==> flow/design.v <==
module add #(parameter width = 32 )
(
    input [width-1:0]a,
    input [width-1:0]b,
    output [width-1:0]c
);
    assign c=a+b;
endmodule
module mux2#(parameter width = 32)
(
    input [width-1:0]a,b,
    input sel,
    output [width-1:0]c
);
assign c = sel==0? a:b;
endmodule
module mux3#(parameter width = 32)
(
    input [width-1:0]a,b,c,
    input [1:0]sel,
    output reg[width-1:0]d
);
always@(*)
begin
    if(sel==2'b00)d=a;
    else if(sel==2'b01)d=b;
    else if(sel==2'b10)d=c;
    else d=0;
end
endmodule
`timescale 1ns / 1ps
module mux4#(parameter width = 32)
(
    input [width-1:0]a,b,c,d,
    input [1:0]sel,
    output reg[width-1:0]e
);
always@(*)
begin
    if(sel==2'b00)e=a;
    else if(sel==2'b01)e=b;
    else if(sel==2'b10)e=c;
    else e=d;
end
endmodule
`timescale 1ns / 1ps
module alu#(parameter WIDTH=32)
(
input [WIDTH-1:0]a,b,
input sel,
output wire[WIDTH-1:0]c,
output zero,
output less
    );
assign c= sel==0? a+b:a-b;
assign zero= c==0? 1:0;  
assign less= c[31]==1? 1:0;
endmodule
`timescale 1ns / 1ps
module Imm
#(parameter 
ADDI=7'b0010011,
ADD=7'b0110011,
SUB=7'b0110011,
AUIPC=7'b0010111,
JAL=7'b1101111,
JALR=7'b1100111,
BEQ=7'b1100011,
BLT=7'b1100011,
LW=7'b0000011,
SW=7'b0100011)
(
input[31:0]in,
output reg[31:0]data
    );
always@(*)
begin
    case(in[6:0])
    ADDI:begin if(~in[31])data={20'b0,in[31:20]};else data={20'b1111_1111_1111_1111_1111,in[31:20]};end
    AUIPC:data={in[31:12],12'b0};
    JAL:begin if(~in[31])data={11'b0,in[31],in[19:12],in[20],in[30:21],1'b0};else data={11'b1111_1111_111,in[31],in[19:12],in[20],in[30:21],1'b0};end
    JALR:begin if(~in[31])data={20'b0,in[31:20]};else data={20'b1111_1111_1111_1111_1111,in[31:20]};end
    BEQ:begin if(~in[31])data={19'b0,in[31],in[7],in[30:25],in[11:8],1'b0};else data={19'b1111_1111_1111_1111_111,in[31],in[7],in[30:25],in[11:8],1'b0};end 
    LW:begin if(~in[31])data={20'b0,in[31:20]};else data={20'b1111_1111_1111_1111_1111,in[31:20]};end
    SW:begin if(~in[31])data={20'b0,in[31:25],in[11:7]};else data={20'b1111_1111_1111_1111_1111,in[31:25],in[11:7]};end
    default:data=32'b0;
    endcase
end
endmodule
`timescale 1ns / 1ps
module control
#(parameter 
ADDI=7'b0010011,
ADD=7'b0110011,
JAL=7'b1101111,
BEQ=7'b1100011,
LW=7'b0000011,
SW=7'b0100011,
JALR=7'b1100111,
AUIPC=7'b0010111
)
(
input hit,
input [31:0]in,
output[31:0]ctrl
    );
reg MemWrite, MemRead, RegWrite;
reg ALUop;  
reg [1:0] RegSrc; 
reg ALUSrc; 
reg jal,beq,blt,jalr,ALUSrc0;
wire [6:0] opcode;
wire [2:0] funct3;
wire [6:0] funct7;
assign opcode=in[6:0];
assign funct3=in[14:12];
assign funct7=in[31:25];
always@(*)
begin
    case(in[6:0])
    ADDI:begin 
    MemWrite <= 0;
    MemRead <= 0; 
    RegWrite <= 1; 
    RegSrc <= 2;
    ALUSrc0 <= 0;
    ALUSrc <= 1;
    ALUop <= 0;
    jal <= 0;
    beq <= 0;
    blt <= 0;
    jalr <= 0;
    end
    ADD:begin 
    MemWrite <= 0;
    MemRead <= 0; 
    RegWrite <= 1; 
    RegSrc <= 2; 
    ALUSrc0 <= 0;
    ALUSrc <= 0;
    ALUop <= funct7==0? 0:1;
    jal <= 0;
    beq <= 0;
    blt <= 0;
    jalr <= 0;
    end
    JAL:begin
    MemWrite <= 0;
    MemRead <= 0;
    RegWrite <= 1;
    RegSrc <= 0; 
    ALUSrc0 <= 0;
    ALUSrc <= 1;
    ALUop <= 0;
    jal <= 1;
    beq <= 0;
    blt <= 0;
    jalr <= 0;
    end
    JALR:begin
    MemWrite <= 0;
    MemRead <= 0;
    RegWrite <= 1;
    RegSrc <= 0; 
    ALUSrc0 <= 0;
    ALUSrc <= 1;
    ALUop <= 0;
    jal <= 0;
    beq <= 0;
    blt <= 0;
    jalr <= 1;
    end
    BEQ:begin
    MemWrite <= 0;
    MemRead <= 0;
    RegWrite <= 0;
    RegSrc <= 0; 
    ALUSrc0 <= 0;
    ALUSrc <= 0;
    ALUop <= 1;
    jal <= 0;
    beq <= funct3==0? 1:0;
    blt <= funct3==0? 0:1;
    jalr <= 0;
    end
    LW:begin
    MemWrite <= 0;
    MemRead <= 1;
    RegWrite <= 1;
    RegSrc <= 1; 
    ALUSrc0 <= 0;
    ALUSrc <= 1;
    ALUop <= 0;
    jal <= 0;
    beq <= 0;
    blt <= 0;
    jalr <= 0;
    end
    SW:begin
    MemWrite <= 1;
    MemRead <= 0;
    RegWrite <= 0;
    RegSrc <= 0; 
    ALUSrc0 <= 0;
    ALUSrc <= 1;
    ALUop <= 0;
    jal <= 0;
    beq <= 0;
    blt <= 0;
    jalr <= 0;
    end
    AUIPC:begin
    MemWrite <= 0;
    MemRead <= 0; 
    RegWrite <= 1; 
    RegSrc <= 2;
    ALUSrc0 <= 1;
    ALUSrc <= 1;
    ALUop <= 0;
    jal <= 0;
    beq <= 0;
    blt <= 0;
    jalr <= 0;
    end
    default:begin 
    MemWrite <= 0;
    MemRead <= 0;
    RegWrite <= 0;
    RegSrc <= 0; 
    ALUSrc0 <= 0;
    ALUSrc <= 0;
    ALUop <= 0;
    jal <= 0;
    beq <= 0;
    blt <= 0;
    jalr <= 0;
    end
    endcase
end
assign ctrl={hit,3'b0,4'b0,4'b0,1'b0,RegWrite,RegSrc,2'b0,MemRead,MemWrite,blt,jalr,jal,beq,2'b0,ALUSrc0,ALUSrc,3'b0,ALUop};
endmodule
module register
#(parameter WIDTH=32)
(
input clk,we,
input [4:0]wa,ra0,ra1,ra2,
input [WIDTH-1:0]wd,
output [WIDTH-1:0]rd0,rd1,rd2
    );
reg [WIDTH-1:0] regfile[0:31];
assign rd0 = (ra0 == 0) ? 0 : ((we == 1) && (wa == ra0)) ? wd : regfile[ra0];
assign rd1 = (ra1 == 0) ? 0 : ((we == 1) && (wa == ra1)) ? wd : regfile[ra1];
assign rd2 = (ra2 == 0) ? 0 : ((we == 1) && (wa == ra2)) ? wd : regfile[ra2];
always@(posedge  clk) 
begin
    if(we && wa != 0) regfile[wa] <= wd;
end
endmodule
`timescale 1ns / 1ps
module SegmentRegister(
input[223:0]in,
input clk,rst,wr,arst,
output[31:0]ctrl,pc,pc4,a,b,ir,imm
    );
reg[223:0]out;
always@(posedge clk, posedge arst)
begin
    if(arst)out<=0;
    else if(rst)out<=0;
    else if(!wr)out<=in;
    else out<=out;
end
assign imm=out[31:0];
assign ir=out[63:32];
assign b=out[95:64];
assign a=out[127:96];
assign pc4=out[159:128];
assign pc=out[191:160];
assign ctrl=out[223:192];
endmodule
`timescale 1ns / 1ps
module PCregister(
input[31:0]a,
input clk,rst,wr,
output [31:0]b
    );
reg[31:0]PC;
always@(posedge clk,posedge rst)
begin
    if(rst)PC<=32'b0000_0000_0000_0000_0011_0000_0000_0000;
    else if(!wr)PC<=a;
end
assign b=PC;
endmodule
`timescale 1ns / 1ps
module Forwarding_Unit(
    input EX_MEM_RegWrite,
    input MEM_WB_RegWrite,
    input [4:0] ID_EX_RegRs1,
    input [4:0] ID_EX_RegRs2,
    input [4:0] EX_MEM_RegRd,
    input [4:0] MEM_WB_RegRd,
    output [1:0]ForwardA,
    output [1:0]ForwardB
    );
reg [1:0]Reg_ForwardA;
reg [1:0]Reg_ForwardB;
always@(*)
begin
    if(EX_MEM_RegWrite && (EX_MEM_RegRd != 0)
      && (EX_MEM_RegRd == ID_EX_RegRs1) )
       Reg_ForwardA <= 1;
    else if(MEM_WB_RegWrite && (MEM_WB_RegRd != 0)
      && (MEM_WB_RegRd == ID_EX_RegRs1)&&~(EX_MEM_RegWrite && (EX_MEM_RegRd!=0)&&(EX_MEM_RegRd==ID_EX_RegRs1)) )
       Reg_ForwardA <= 2;
    else 
       Reg_ForwardA <= 0;
end
always@(*)
begin
     if(EX_MEM_RegWrite && (EX_MEM_RegRd != 0)
      && (EX_MEM_RegRd == ID_EX_RegRs2) )
       Reg_ForwardB <= 1;
     else if(MEM_WB_RegWrite && (MEM_WB_RegRd != 0)
      && (MEM_WB_RegRd == ID_EX_RegRs2)&&~(EX_MEM_RegWrite && (EX_MEM_RegRd!=0)&&(EX_MEM_RegRd==ID_EX_RegRs2)) )
       Reg_ForwardB <= 2;
     else 
       Reg_ForwardB <= 0;
end
assign ForwardA = Reg_ForwardA;
assign ForwardB = Reg_ForwardB;
endmodule
`timescale 1ns / 1ps
module Hazard_Detection_Unit(
    input [4:0] IF_ID_RegRs1,
    input [4:0] IF_ID_RegRs2,
    input [4:0] ID_EX_RegRd,
    input ID_EX_MemRead,
    output reg stop,rst
    );
    always@(*)
    begin
    if(ID_EX_MemRead&&((IF_ID_RegRs1!=0&&IF_ID_RegRs1==ID_EX_RegRd)||(IF_ID_RegRs2!=0&&IF_ID_RegRs2==ID_EX_RegRd)))
    begin
    stop=1'b1;
    rst=1'b1;
    end
    else
    begin
    stop=1'b0;
    rst=1'b0;
    end
    end
endmodule
`timescale 1ns / 1ps
module BHT(
input clk,
input rst,
input [31:0] pc,
input [31:0] brpc_update,
input [31:0] prepc_update,
input is_br_jal,
input really,
output reg [31:0] pcout,
output hit);
reg [1:0] ptr;
reg [31:0] brpc[0:3];
reg [31:0] prepc[0:3];
reg [1:0] state[0:3];
integer i;
assign hit=((pc==brpc[0])&state[0][1])|((pc==brpc[1])&state[1][1])|((pc==brpc[2])&state[2][1])|((pc==brpc[3])&state[3][1]);
always@(*)
begin
   if((pc==brpc[0]) && state[0][1])
      pcout=prepc[0];
   else if((pc==brpc[1]) && state[1][1])
      pcout=prepc[1];
   else if((pc==brpc[2]) && state[2][1])
      pcout=prepc[2];
   else if((pc==brpc[3]) && state[3][1])
      pcout=prepc[3];
   else
      pcout=pc;
end
always@(posedge clk or posedge rst)
begin
   if(rst)
   begin
      ptr<=0;
      for(i=0;i<4;i=i+1)
      begin
         brpc[i]<=0;
         prepc[i]<=0;
         state[i]<=0;
      end
   end
   else if(is_br_jal)
   begin
      if(really)
      begin
         if(brpc_update==brpc[0])
         begin
            case(state[0])
            2'b00:state[0]<=2'b01;
            2'b01:state[0]<=2'b11;
            2'b10:state[0]<=2'b11;
            2'b11:state[0]<=2'b11;
            endcase
         end
         else if(brpc_update==brpc[1])
         begin
            case(state[1])
            2'b00:state[1]<=2'b01;
            2'b01:state[1]<=2'b11;
            2'b10:state[1]<=2'b11;
            2'b11:state[1]<=2'b11;
            endcase
         end
         else if(brpc_update==brpc[2])
         begin
            case(state[2])
            2'b00:state[2]<=2'b01;
            2'b01:state[2]<=2'b11;
            2'b10:state[2]<=2'b11;
            2'b11:state[2]<=2'b11;
            endcase
         end
         else if(brpc_update==brpc[3])
         begin
            case(state[3])
            2'b00:state[3]<=2'b01;
            2'b01:state[3]<=2'b11;
            2'b10:state[3]<=2'b11;
            2'b11:state[3]<=2'b11;
            endcase
         end
         else
         begin
            brpc[ptr]<=brpc_update;
            prepc[ptr]<=prepc_update;
            state[ptr]<=2'b01;
            ptr<=ptr+2'b1;
         end
      end
      else
      begin
         if(brpc_update==brpc[0])
         begin
            case(state[0])
            2'b00:state[0]<=2'b00;
            2'b01:state[0]<=2'b00;
            2'b10:state[0]<=2'b00;
            2'b11:state[0]<=2'b10;
            endcase
         end
         else if(brpc_update==brpc[1])
         begin
            case(state[1])
            2'b00:state[1]<=2'b00;
            2'b01:state[1]<=2'b00;
            2'b10:state[1]<=2'b00;
            2'b11:state[1]<=2'b10;
            endcase
         end
         else if(brpc_update==brpc[2])
         begin
            case(state[2])
            2'b00:state[2]<=2'b00;
            2'b01:state[2]<=2'b00;
            2'b10:state[2]<=2'b00;
            2'b11:state[2]<=2'b10;
            endcase
         end
         else if(brpc_update==brpc[3])
         begin
            case(state[3])
            2'b00:state[3]<=2'b00;
            2'b01:state[3]<=2'b00;
            2'b10:state[3]<=2'b00;
            2'b11:state[3]<=2'b10;
            endcase
         end
      end
   end
end
endmodule
`timescale 1ns / 1ps
module cache(
input clk,
input rst,
input [7:0]cpu_req_addr,
input cpu_req_rw,
input cpu_req_valid,
input [31:0]cpu_data_write,
output reg [31:0]cpu_data_read,
output reg cpu_ready,
output reg [7:0]mem_req_addr,
output reg mem_req_rw,
output reg mem_req_valid,
output reg [127:0]mem_data_write,
input [127:0]mem_data_read,
input mem_ready
);
parameter V = 133;
parameter D = 132;
parameter TagMSB = 131;
parameter TagLSB = 128;
parameter BlockMSB = 127;
parameter BlockLSB = 0 ;
parameter IDLE=0;
parameter CompareTag=1;
parameter Allocate=2;
parameter WriteBack=3;
parameter RST=4;
reg [133:0] cache_data[0:3];            
reg [2:0]state,next_state;
wire hit;
wire [1:0]cpu_req_index;
wire [3:0]cpu_req_tag;
wire [1:0]cpu_req_offset;
assign cpu_req_offset=cpu_req_addr[1:0];
assign cpu_req_index=cpu_req_addr[3:2];
assign cpu_req_tag=cpu_req_addr[7:4];
integer i;
always@(posedge clk,posedge rst)
if(rst)
begin
    state<=RST;
end
else
    state<=next_state;
always@(*)
case(state)
    RST:next_state=IDLE;
    IDLE:if(cpu_req_valid)
            next_state=CompareTag;
         else
            next_state=IDLE;
    CompareTag:if(hit)
                   next_state=IDLE;
               else if(cache_data[cpu_req_index][V:D]==2'b11)                
                   next_state=WriteBack;
               else 
                   next_state=Allocate;
    Allocate:if(mem_ready)
                   next_state=CompareTag;
             else
                   next_state=Allocate;
    WriteBack:if(mem_ready)
                   next_state=Allocate;
              else
                   next_state=WriteBack;
      default:next_state=IDLE;
endcase
assign hit = cache_data[cpu_req_index][V]&(cache_data[cpu_req_index][TagMSB:TagLSB]==cpu_req_tag)? 1:0;
always@(posedge clk,posedge rst)
if(rst)
begin
    cpu_ready<=1'b0;
    mem_req_valid<=1'b0;
end
else if(state==RST)
    ;
else if(state==IDLE)
    begin
    cpu_ready<=1'b0;
    mem_req_valid<=1'b0;
    end
else if(state==CompareTag)
    cpu_ready<=hit;
else if(state==Allocate)
    mem_req_valid<=~mem_ready;
else if(state==WriteBack)
    mem_req_valid<=~mem_ready;
else
begin
    cpu_ready<=1'b0;
    mem_req_valid<=1'b0;
end
always@(posedge clk)
if(state==RST)
    for(i=0;i<4;i=i+1)
        cache_data[i]<=0; 
else if(state==CompareTag)
    if(hit)
        if(cpu_req_rw==1'b0)               
        begin
            cpu_data_read<=cache_data[cpu_req_index][cpu_req_offset*32 +:32];
        end
        else                                
        begin
            cache_data[cpu_req_index][cpu_req_offset*32 +:32]=cpu_data_write;
            cache_data[cpu_req_index][D]=1'b1;
        end
    else
        ;
else if(state==Allocate)                  
    if(!mem_ready)
    begin
        mem_req_addr<={cpu_req_addr[7:2],2'b00};
        mem_req_rw<=1'b0;
    end
    else
    begin
        cache_data[cpu_req_index][BlockMSB:BlockLSB]<=mem_data_read;
        cache_data[cpu_req_index][V:D]<=2'b10;
        cache_data[cpu_req_index][TagMSB:TagLSB]<=cpu_req_tag;
    end
else if(state==WriteBack)                           
    if(!mem_ready)
    begin
        mem_req_addr<={cache_data[cpu_req_index][TagMSB:TagLSB],cpu_req_index,2'b00};
        mem_req_rw<=1'b1;
        mem_data_write<=cache_data[cpu_req_index][BlockMSB:BlockLSB];
    end
endmodule
`timescale 1ns / 1ps
module MMU
#(
parameter WriteMiss=0,
parameter WriteHit=1,
parameter ReadHit=2,
parameter ReadMiss=3,
parameter WriteDirtyMiss=4,
parameter ReadDirtyMiss=5
)
(
input [7:0]a,
input [31:0]d,
input clk,
input we,
output [31:0]spo,
input re,
output stop,
input rst,
output [7:0]mem_req_addr,
output mem_req_rw,
output mem_req_valid,
output [127:0]mem_data_write,
input [127:0]mem_data_read,
input mem_ready
    );
wire [31:0]cpu_data_read;
wire cpu_ready;
wire cpu_req_valid;
assign spo = cpu_data_read;
assign cpu_req_valid = (re|we)&~cpu_ready;
assign stop = ~cpu_ready&(re|we);
cache cache(.clk(clk),
.rst(rst),
.cpu_req_addr(a),
.cpu_req_rw(we),
.cpu_req_valid(cpu_req_valid),
.cpu_data_write(d),
.cpu_data_read(cpu_data_read),
.cpu_ready(cpu_ready),
.mem_req_addr(mem_req_addr),
.mem_req_rw(mem_req_rw),
.mem_req_valid(mem_req_valid),
.mem_data_write(mem_data_write),
.mem_data_read(mem_data_read),
.mem_ready(mem_ready));
endmodule
`timescale 1ns / 1ps
module  cpu_pl (
  input clk,
  input rst,
  output [7:0] imem_addr,
  input [31:0] imem_data,
  output [7:0] mem_req_addr,
  output mem_req_rw,
  output mem_req_valid,
  output [127:0] mem_data_write,
  input [127:0] mem_data_read,
  input mem_ready,
  output [7:0] io_addr,
  output [31:0] io_dout,
  output io_we,
  input [31:0] io_din
);
wire [31:0] pc, pcd, ir, pcin, pce, a, b, imm, ctrl, y, bm, ctrlm, yw, mdr, ctrlw;
wire [4:0] rd, rdm, rdw;
wire wait_stop; 
wire [31:0]hit_nouse0,nouse1,nouse2,nouse3,nouse4,nouse5,nouse6;
wire [31:0]ir0,pc4;
wire [31:0]pcsrc; 
reg [1:0]pcsel;
wire stop,rst_IF_ID;
wire[31:0]pc4d;
wire [31:0]brpc_update,prepc_update,pcout,pcin0,pc_error0,pc_error1,pc_jalr;
wire is_br_jal;
wire really,hit;
BHT BHT_jump(clk,rst,pc,brpc_update,prepc_update,is_br_jal,really,pcout,hit);
assign brpc_update = pce;
assign prepc_update = pcsrc;
assign is_br_jal = ctrl[8]|ctrl[9]|ctrl[11];
mux2 pcmux(pc4,pcout,hit,pcin0);
mux4 pcmux1(pcin0,pc_error0,pc_error1,pc_jalr,pcsel,pcin);
PCregister PC(pcin,clk,rst,stop|wait_stop,pc);
add pcadd(pc,32'b0100,pc4);
assign imem_addr = pc[9:2];
assign ir0 = imem_data;
SegmentRegister IF_ID({hit,31'b0,pc,pc4,32'b0,32'b0,ir0,32'b0},clk,rst_IF_ID,stop|wait_stop,rst,hit_nouse0,pcd,pc4d,nouse1,nouse2,ir,nouse3);
wire RegWrite,rst_ID_EX,rst_ID_EX0,rst_ID_EX1;
wire [31:0]wd,rd1,rd2,immd,ctrld,pc4e,ire;
wire [31:0]rs2_or_imm,alunum1,alunum2,aluresult,irm,irw,rs1_or_pc;
wire [31:0]rf_nouse;
register registerfile(clk,RegWrite,rdw,5'b0,ir[19:15],ir[24:20],wd,rf_nouse,rd1,rd2);
Imm Immnumber(ir,immd);
control Control(hit_nouse0[31],ir,ctrld);
SegmentRegister ID_EX(wait_stop ? {ctrl,pce,pc4e,alunum1,alunum2,ire,imm} : {ctrld,pcd,pc4d,rd1,rd2,ir,immd},
    clk,rst_ID_EX,1'b0,rst,ctrl,pce,pc4e,a,b,ire,imm);
assign rd=ire[11:7];
Hazard_Detection_Unit Hazard_Detection(ir[19:15],ir[24:20],ire[11:7],ctrl[13],stop,rst_ID_EX0);
wire [1:0]afwd,bfwd;
wire zero,less;
wire [31:0]pc4m;
wire jalr;
mux2 rd2_imm(alunum2,imm,ctrl[4],rs2_or_imm);
add addar(pce,imm,pcsrc);
mux3 fwda(a,y,wd,afwd,alunum1);
mux3 fwdb(b,y,wd,bfwd,alunum2);
mux2 rs1_pc(alunum1,pce,ctrl[5],rs1_or_pc);
Forwarding_Unit forwarding_unit(ctrlm[18],ctrlw[18],ire[19:15],ire[24:20],irm[11:7],irw[11:7],afwd,bfwd);
alu ALU(rs1_or_pc,rs2_or_imm,ctrl[0],aluresult,zero,less);
assign rst_ID_EX1 = ((really&~ctrl[31])|(~really&ctrl[31])|jalr);
assign rst_ID_EX = (rst_ID_EX0|rst_ID_EX1)&(~wait_stop);
assign rst_IF_ID = ((really&~ctrl[31])|(~really&ctrl[31])|jalr)&(~wait_stop);
assign jalr = ctrl[10];
assign pc_jalr = aluresult;
assign pc_error0 = pc4e;
assign pc_error1 = pcsrc;
always@(*)
begin
    if(jalr)
    pcsel<=2'b11;
    else if(~really&ctrl[31])
    pcsel<= 2'b01;
    else if(really&~ctrl[31])
    pcsel <= 2'b10;
    else
    pcsel <= 2'b00;
end
assign really = (zero&ctrl[8])|ctrl[9]|(ctrl[11]&less);
SegmentRegister EX_MEM({ctrl,32'b0,pc4e,aluresult,alunum2,ire,32'b0},clk,1'b0,wait_stop,rst,ctrlm,nouse4,pc4m,y,bm,irm,nouse5);
assign rdm=irm[11:7];
wire [31:0]lw_data,pc4w,bmw;
wire mem_write;
assign mem_write=ctrlm[12]&~y[10];
MMU Dmmu(.a(y[9:2]),.d(bm),.clk(clk),.we(mem_write),.spo(lw_data),.re(ctrlm[13]&~y[10]),.stop(wait_stop),.rst(rst),
    .mem_req_addr(mem_req_addr),.mem_req_rw(mem_req_rw),.mem_req_valid(mem_req_valid),
    .mem_data_write(mem_data_write),.mem_data_read(mem_data_read),.mem_ready(mem_ready));
SegmentRegister MEM_WB({ctrlm,bm,pc4m,lw_data,y,irm,32'b0},clk,wait_stop,1'b0,rst,ctrlw,bmw,pc4w,mdr,yw,irw,nouse6);
assign rdw=irw[11:7];
wire [31:0]wrdata;
mux2 mdr_or_io(mdr,io_din,yw[10],wrdata);
mux3 rfwd(pc4w,wrdata,yw,ctrlw[17:16],wd);
assign RegWrite=ctrlw[18];
assign io_addr=yw[7:0];
assign io_dout=bmw;
assign io_we=yw[10]&ctrlw[12];
endmodule
Memo
Re: synthesis data of cpu_pl

Step by step through the tools: cpu_pl

Each step is given for the RTL above and for the edited RTL.
Lines under "before" count in the file above, lines under "after" in the edited file.
"difference" is "after" less "before", of the values as shown; "rel. change" is that difference over "before", in percent.
Cell names lack the library's common part.
Not given: -

Top module: cpu_pl
Clock port: clk
Cell library: sky130hd
Corner: tt_025C_1v80

The edit

Unified diff, file above to edited file.
The edit is scripted, without regard to the design's behaviour, which it may alter; it was not made to optimise anything.

```diff
@@ -45,5 +45,5 @@
 endmodule
 `timescale 1ns / 1ps
-module alu#(parameter WIDTH=32)
+module alu#(parameter WIDTH=48)
 (
 input [WIDTH-1:0]a,b,
```

Word level

Source: Yosys, flattened and elaborated. Widths are those after wreduce. Registers that Yosys merges into a memory's read port (data or address) are not register bits. Print and check cells do not count. Equal cells are merged and count once.
Memory sizes are those after Yosys's memory passes, which may raise the word count (mostly to a power of two), join words into wider ones and drop unused or constant bits.

Bit counts:

| what          | before | after | difference | rel. change (%) |
| register bits | 1814   | 1814  | 0          | 0.00 |
| RAM bits      | 1024   | 1024  | 0          | 0.00 |
| memory cells  | 1      | 1     | 0          | 0.00 |
| input bits    | 195    | 195   | 0          | 0.00 |

Memories:

| what                                    | before                                | after |
| words x width with read and write ports | registerfile.regfile 32 x 32 bit 2R1W | registerfile.regfile 32 x 32 bit 2R1W |

Cells by class:

| what                             | before | after | difference | rel. change (%) |
| add/sub/neg operators            | 6      | 6     | 0          | 0.00 |
| eq/ne operators                  | 76     | 76    | 0          | 0.00 |
| shifts and indexed selects       | 3      | 3     | 0          | 0.00 |
| mux-type cells                   | 206    | 206   | 0          | 0.00 |
| bitwise logic cells              | 53     | 53    | 0          | 0.00 |
| reductions and logical operators | 88     | 88    | 0          | 0.00 |

Operators with widths:

| operator                     | before | after | difference | rel. change (%) |
| 2-to-1 mux 32 bit            | 30     | 29    | -1         | -3.33 |
| adder 32 bit                 | 2      | 1     | -1         | -50.00 |
| zero test 32 bit             | 1      | 0     | -1         | -100.00 |
| subtractor 32 bit            | 1      | 0     | -1         | -100.00 |
| adder 32 x 32 -> 33 bit      | 0      | 1     | +1         | - |
| zero test 48 bit             | 0      | 1     | +1         | - |
| 2-to-1 mux 48 bit            | 0      | 1     | +1         | - |
| subtractor 32 x 32 -> 33 bit | 0      | 1     | +1         | - |

Unchanged operator kinds not shown: 59.

Longest topological paths

Depth = most cells in a row (Yosys ltp): at word level without a register or memory, in the mapped netlist without a sequential cell, where the memories' decode and read muxes count.

Depth:

| what                  | before | after | difference | rel. change (%) |
| word-level depth      | 27     | 27    | 0          | 0.00 |
| ABC_AREA              | 0      | 0     | -          | - |
| depth in mapped cells | 42     | 35    | -7         | -16.67 |

Synthesis result

Source: synth_stat.txt of the flow (Yosys; design flattened, memories mapped). It holds for the ABC_AREA given above (unset counts as 0); a run with the other value may have another netlist.

Cells by type:

| cell type | before | after | difference | rel. change (%) |
| mux2_1    | 118    | 0     | -118       | -100.00 |
| mux2_2    | 187    | 266   | +79        | +42.25 |
| nand2_1   | 1040   | 1116  | +76        | +7.31 |
| o21ai_0   | 809    | 877   | +68        | +8.41 |
| inv_1     | 84     | 141   | +57        | +67.86 |
| nor2_1    | 633    | 684   | +51        | +8.06 |
| mux2i_1   | 194    | 145   | -49        | -25.26 |
| mux2_4    | 1      | 48    | +47        | +4700.00 |
| a21oi_1   | 775    | 810   | +35        | +4.52 |
| ha_1      | 74     | 106   | +32        | +43.24 |
| clkbuf_1  | 584    | 615   | +31        | +5.31 |
| a211oi_1  | 39     | 69    | +30        | +76.92 |
| o22ai_1   | 42     | 18    | -24        | -57.14 |
| o211ai_1  | 15     | 39    | +24        | +160.00 |
| xnor2_1   | 241    | 225   | -16        | -6.64 |
| a22o_1    | 173    | 158   | -15        | -8.67 |
| nand3_1   | 50     | 63    | +13        | +26.00 |
| a21o_1    | 47     | 36    | -11        | -23.40 |

Unchanged cell types not shown: 19.
Not every row of either side is listed.

Synthesis totals:

| what                               | before   | after    | difference | rel. change (%) |
| cell count                         | 9677     | 9944     | +267       | +2.76 |
| cell area after synthesis (um^2)   | 121980.7 | 122942.9 | +962.2     | +0.79 |
| sequential part of the area (um^2) | 67193.2  | 67193.2  | 0.0        | 0.00 |
| flip-flop cells                    | 2554     | 2554     | 0          | 0.00 |

The figures by module come from a second, unflattened synthesis with its own total; it is not the netlist above.

Unflattened totals:

| what                                           | before   | after    | difference | rel. change (%) |
| cells (unflattened synthesis)                  | 12357    | 12692    | +335       | +2.71 |
| area total of the unflattened synthesis (um^2) | 157473.5 | 159783.2 | +2309.7    | +1.47 |

Each row is one instance without its submodules.

By module, before:

| module          | times used | cells | area (um^2) |
| register        | 1          | 3405  | 56529.2 |
| SegmentRegister | 4          | 723   | 9108.7 |
| cache           | 1          | 3010  | 31237.5 |
| BHT             | 1          | 1246  | 16211.8 |
| add             | 2          | 241   | 1744.2 |
| cpu_pl          | 1          | 267   | 2914.0 |
| alu             | 1          | 380   | 2603.7 |
| mux3            | 3          | 77    | 787.0 |
| mux2            | 4          | 36    | 544.3 |
| PCregister      | 1          | 69    | 1351.3 |
| mux4            | 1          | 39    | 814.5 |
| Imm             | 1          | 74    | 504.2 |
| control         | 1          | 63    | 422.9 |
| Forwarding_Unit | 1          | 34    | 257.7 |

before: Modules not listed: 2.

By module, after:

| module          | times used | cells | area (um^2) |
| register        | 1          | 3405  | 56529.2 |
| SegmentRegister | 4          | 723   | 9108.7 |
| cache           | 1          | 3010  | 31237.5 |
| BHT             | 1          | 1246  | 16211.8 |
| alu             | 1          | 647   | 4310.4 |
| add             | 2          | 275   | 2045.7 |
| cpu_pl          | 1          | 267   | 2914.0 |
| mux3            | 3          | 77    | 787.0 |
| mux2            | 4          | 36    | 544.3 |
| PCregister      | 1          | 69    | 1351.3 |
| mux4            | 1          | 39    | 814.5 |
| Imm             | 1          | 74    | 504.2 |
| control         | 1          | 63    | 422.9 |
| Forwarding_Unit | 1          | 34    | 257.7 |

after: Modules not listed: 2.

Path before layout

Source: OpenSTA report_checks on the synthesized netlist (no wires, ideal clock, input and output delay 20% of the period each), path of least setup slack; recovery checks are left aside. Register names are those of the netlist, which keeps one name where synthesis merged equal registers.

Timing path after synthesis:

| what                          | before                           | after                            | difference | rel. change (%) |
| path type                     | input to register                | input to register                | -          | - |
| from                          | in mem_ready                     | in mem_ready                     | -          | - |
| to                            | reg Dmmu.cache.mem_data_write[0] | reg Dmmu.cache.mem_data_write[0] | -          | - |
| period (ns)                   | 9.5                              | 9.5                              | 0.0        | 0.00 |
| external input delay (ns)     | 1.900                            | 1.900                            | 0.000      | 0.00 |
| arrival (ns)                  | 14.096                           | 14.096                           | 0.000      | 0.00 |
| slack (ns)                    | -5.526                           | -5.525                           | +0.001     | - |
| delay of the path (ns)        | 13.125                           | 13.125                           | 0.000      | 0.00 |
| stages                        | 2                                | 2                                | 0          | 0.00 |
| buffers on the path           | 0                                | 0                                | 0          | - |
| synthesis period reached (ns) | 15.026                           | 15.025                           | -0.001     | -0.01 |

"delay of the path" = arrival - input delay + setup time.
"stages": output pins that drive a net of the path, with the launching flip-flop's if there is one; two outputs of one cell count as two.
"synthesis period reached" is the clock period less the worst setup slack; recovery checks do not enter. This is arithmetic on one report: input and output delays are still those of the set period (20% each).
The rows between start and end are the longest chain of elaborated cells between them; the timing report does not say that the signal goes this way. Where chains are equally long, one stands for them.
A line is the first line of the expression or statement that the cell stems from. Yosys adds cells for indexed reads and writes and turns some case tables into memories.

Between the ends, after synthesis, before:
Path through: nand2b_1 -> nor4_1
Length of the longest elaborated chain: 2
Elaborated cells on any way between the ends: 2
Those cells by class: logic (1); reduce/logical (1)

RTL lines, path after synthesis, before:

| what                | line | RTL |
| start, declared     | 675  | `input mem_ready,` |
| NOT 1 bit           | -    |  |
| AND reduction 5 bit | -    |  |
| end, assigned       | 614  | `mem_data_write<=cache_data[cpu_req_index][BlockMSB:BlockLSB];` |
| end, declared       | 500  | `output reg [127:0]mem_data_write,` |

Between the ends, after synthesis, after:
Path through: nand2b_1 -> nor4_1
Length of the longest elaborated chain: 2
Elaborated cells on any way between the ends: 2
Those cells by class: logic (1); reduce/logical (1)

RTL lines, path after synthesis, after:

| what                | line | RTL |
| start, declared     | 675  | `input mem_ready,` |
| NOT 1 bit           | -    |  |
| AND reduction 5 bit | -    |  |
| end, assigned       | 614  | `mem_data_write<=cache_data[cpu_req_index][BlockMSB:BlockLSB];` |
| end, declared       | 500  | `output reg [127:0]mem_data_write,` |

Worst path after layout

Path of least setup slack in the final report of the runs of pair 1 (OpenROAD, finished layout, wires in). Where an end is a register, its clock arrival counts in the times.

Timing path after layout:

| what                | before               | after                | difference | rel. change (%) |
| path type           | register to register | register to register | -          | - |
| from                | reg MEM_WB.out[42]   | reg MEM_WB.out[41]   | -          | - |
| to                  | reg PC.PC[8]         | reg PC.PC[5]         | -          | - |
| period (ns)         | 9.5                  | 9.5                  | 0.0        | 0.00 |
| arrival (ns)        | 9.70                 | 9.40                 | -0.30      | -3.09 |
| slack (ns)          | 0.63                 | 0.90                 | +0.27      | - |
| stages              | 33                   | 33                   | 0          | 0.00 |
| buffers on the path | 4                    | 5                    | +1         | +25.00 |

The rows between start and end are the longest chain of elaborated cells between them; the timing report does not say that the signal goes this way. Where chains are equally long, one stands for them.
A register here has more assigning lines than the two given.

Between the ends, after layout, before:
Path through: dfrtp_1 -> or3_1 -> o311ai_4 -> nor2_4 -> nor3_1 -> o31ai_1 -> o32ai_1 -> buf_4 -> nor4b_1 -> buf_4 -> buf_4 -> a21o_1 -> and2_1 -> xnor2_1 -> ha_1 -> nand2_1 -> a21oi_1 -> nand2b_1 -> nor4_1 -> a2111oi_0 -> a2111o_1 -> nor4_1 -> buf_4 -> o2111a_1 -> a41oi_1 -> mux2_4 -> ha_1 -> or3_1 -> or2_2 -> o32a_1 -> o221ai_1 -> nand2_1 -> o21ai_0
Length of the longest elaborated chain: 26
Elaborated cells on any way between the ends: 50
Those cells by class: add/sub (2); eq/ne (9); mux (21); logic (7); reduce/logical (11)

RTL lines, path after layout, before:

| what                 | line | RTL |
| start, declared      | 265  | `reg[223:0]out;` |
| start, assigned      | 270  | `else if(!wr)out<=in;` |
| start, assigned      | 271  | `else out<=out;` |
| nonzero test 5 bit   | 313  | `else if(MEM_WB_RegWrite && (MEM_WB_RegRd != 0)` |
| logical AND 1 bit x3 | 313  |  |
| 2-to-1 mux 2 bit     | 313  |  |
| 2-to-1 mux 2 bit     | 310  | `if(EX_MEM_RegWrite && (EX_MEM_RegRd != 0)` |
| == test 2 bit        | 27   | `else if(sel==2'b10)d=c;` |
| 2-to-1 mux 32 bit    | 27   |  |
| 2-to-1 mux 32 bit    | 26   | `else if(sel==2'b01)d=b;` |
| (+10 left out)       | -    |  |
| 2-to-1 mux 2 bit     | 739  | `else if(really&~ctrl[31])` |
| 2-to-1 mux 2 bit     | 737  | `else if(~really&ctrl[31])` |
| 2-to-1 mux 2 bit     | 735  | `if(jalr)` |
| == test 2 bit        | 42   | `else if(sel==2'b10)e=c;` |
| 2-to-1 mux 32 bit    | 42   |  |
| 2-to-1 mux 32 bit    | 41   | `else if(sel==2'b01)e=b;` |
| 2-to-1 mux 32 bit    | 40   | `if(sel==2'b00)e=a;` |
| end, assigned        | 290  | `if(rst)PC<=32'b0000_0000_0000_0000_0011_0000_0000_0000;` |
| end, assigned        | 291  | `else if(!wr)PC<=a;` |
| end, declared        | 287  | `reg[31:0]PC;` |

Between the ends, after layout, after:
Path through: dfrtp_1 -> or3_1 -> o31ai_1 -> nor4_2 -> buf_12 -> nor2_1 -> a211oi_1 -> a21oi_1 -> mux2i_1 -> ha_1 -> inv_1 -> fa_1 -> nor2b_1 -> o311ai_1 -> buf_4 -> nor3b_1 -> o311a_1 -> or4_1 -> a31oi_1 -> nand4_1 -> nor4b_1 -> or4b_1 -> o21a_1 -> inv_2 -> ha_1 -> nor3_1 -> buf_4 -> and2_1 -> buf_4 -> buf_4 -> a221oi_1 -> o21ai_0 -> a22o_1
Length of the longest elaborated chain: 26
Elaborated cells on any way between the ends: 50
Those cells by class: add/sub (2); eq/ne (9); mux (21); logic (7); reduce/logical (11)

RTL lines, path after layout, after:

| what                 | line | RTL |
| start, declared      | 265  | `reg[223:0]out;` |
| start, assigned      | 270  | `else if(!wr)out<=in;` |
| start, assigned      | 271  | `else out<=out;` |
| nonzero test 5 bit   | 313  | `else if(MEM_WB_RegWrite && (MEM_WB_RegRd != 0)` |
| logical AND 1 bit x3 | 313  |  |
| 2-to-1 mux 2 bit     | 313  |  |
| 2-to-1 mux 2 bit     | 310  | `if(EX_MEM_RegWrite && (EX_MEM_RegRd != 0)` |
| == test 2 bit        | 27   | `else if(sel==2'b10)d=c;` |
| 2-to-1 mux 32 bit    | 27   |  |
| 2-to-1 mux 32 bit    | 26   | `else if(sel==2'b01)d=b;` |
| (+10 left out)       | -    |  |
| 2-to-1 mux 2 bit     | 739  | `else if(really&~ctrl[31])` |
| 2-to-1 mux 2 bit     | 737  | `else if(~really&ctrl[31])` |
| 2-to-1 mux 2 bit     | 735  | `if(jalr)` |
| == test 2 bit        | 42   | `else if(sel==2'b10)e=c;` |
| 2-to-1 mux 32 bit    | 42   |  |
| 2-to-1 mux 32 bit    | 41   | `else if(sel==2'b01)e=b;` |
| 2-to-1 mux 32 bit    | 40   | `if(sel==2'b00)e=a;` |
| end, assigned        | 290  | `if(rst)PC<=32'b0000_0000_0000_0000_0011_0000_0000_0000;` |
| end, assigned        | 291  | `else if(!wr)PC<=a;` |
| end, declared        | 287  | `reg[31:0]PC;` |

Some nets on the timed path still bear RTL names; the line given drives or declares the net.

Named nets, after layout, after:

| signal          | line | RTL |
| BHT_jump.really | 744  | `assign really = (zero&ctrl[8])\|ctrl[9]\|(ctrl[11]&less);` |

Layout results

Runs of the flow (Yosys, OpenROAD) on both versions; the two runs of a pair have the same settings. The constraints put input and output delay at 20% of the set period each and load the outputs with 0.01 pF.

Settings, pair 1:
CORE_UTILIZATION: 40
period_ns: 9.5
CAP_MARGIN: 20
CORE_MARGIN: 2
SLEW_MARGIN: 20

Measured results, pair 1:

| what                                    | before   | after    | difference | rel. change (%) |
| area of the synthesized netlist (um^2)  | 121980.7 | 122942.9 | +962.2     | +0.79 |
| die size (um^2)                         | 309386.0 | 311811.0 | +2425.0    | +0.78 |
| standard-cell area after routing (um^2) | 141471.0 | 143563.0 | +2092.0    | +1.48 |
| utilization (%)                         | 46.7     | 46.9     | +0.2       | - |
| worst setup slack after layout (ns)     | 0.627    | 0.896    | +0.269     | - |
| setup total negative slack (ns)         | 0.000    | 0.000    | 0.000      | - |
| worst hold slack after layout (ns)      | 0.449    | 0.448    | -0.001     | - |
| period achieved (ns)                    | 8.873    | 8.604    | -0.269     | -3.03 |

Settings, pair 2:
CORE_UTILIZATION: 36
GPL_TIMING_DRIVEN: 0
PLACE_DENSITY: 0.7
period_ns: 9.56
CAP_MARGIN: 20
CORE_MARGIN: 2
SLEW_MARGIN: 20

Measured results, pair 2:

| what                                    | before   | after    | difference | rel. change (%) |
| area of the synthesized netlist (um^2)  | 121980.7 | 122942.9 | +962.2     | +0.79 |
| die size (um^2)                         | 343507.0 | 346197.0 | +2690.0    | +0.78 |
| standard-cell area after routing (um^2) | 144681.0 | 145287.0 | +606.0     | +0.42 |
| utilization (%)                         | 42.9     | 42.8     | -0.1       | - |
| worst setup slack after layout (ns)     | 0.012    | -0.094   | -0.106     | - |
| setup total negative slack (ns)         | 0.000    | -0.390   | -0.390     | - |
| worst hold slack after layout (ns)      | 0.438    | 0.443    | +0.005     | - |
| period achieved (ns)                    | 9.548    | 9.654    | +0.106     | +1.11 |

"period achieved": clock period set for the run, less the worst setup slack. It is reckoned from that one timing run; input and output delays stay at 20% of the period that was set.
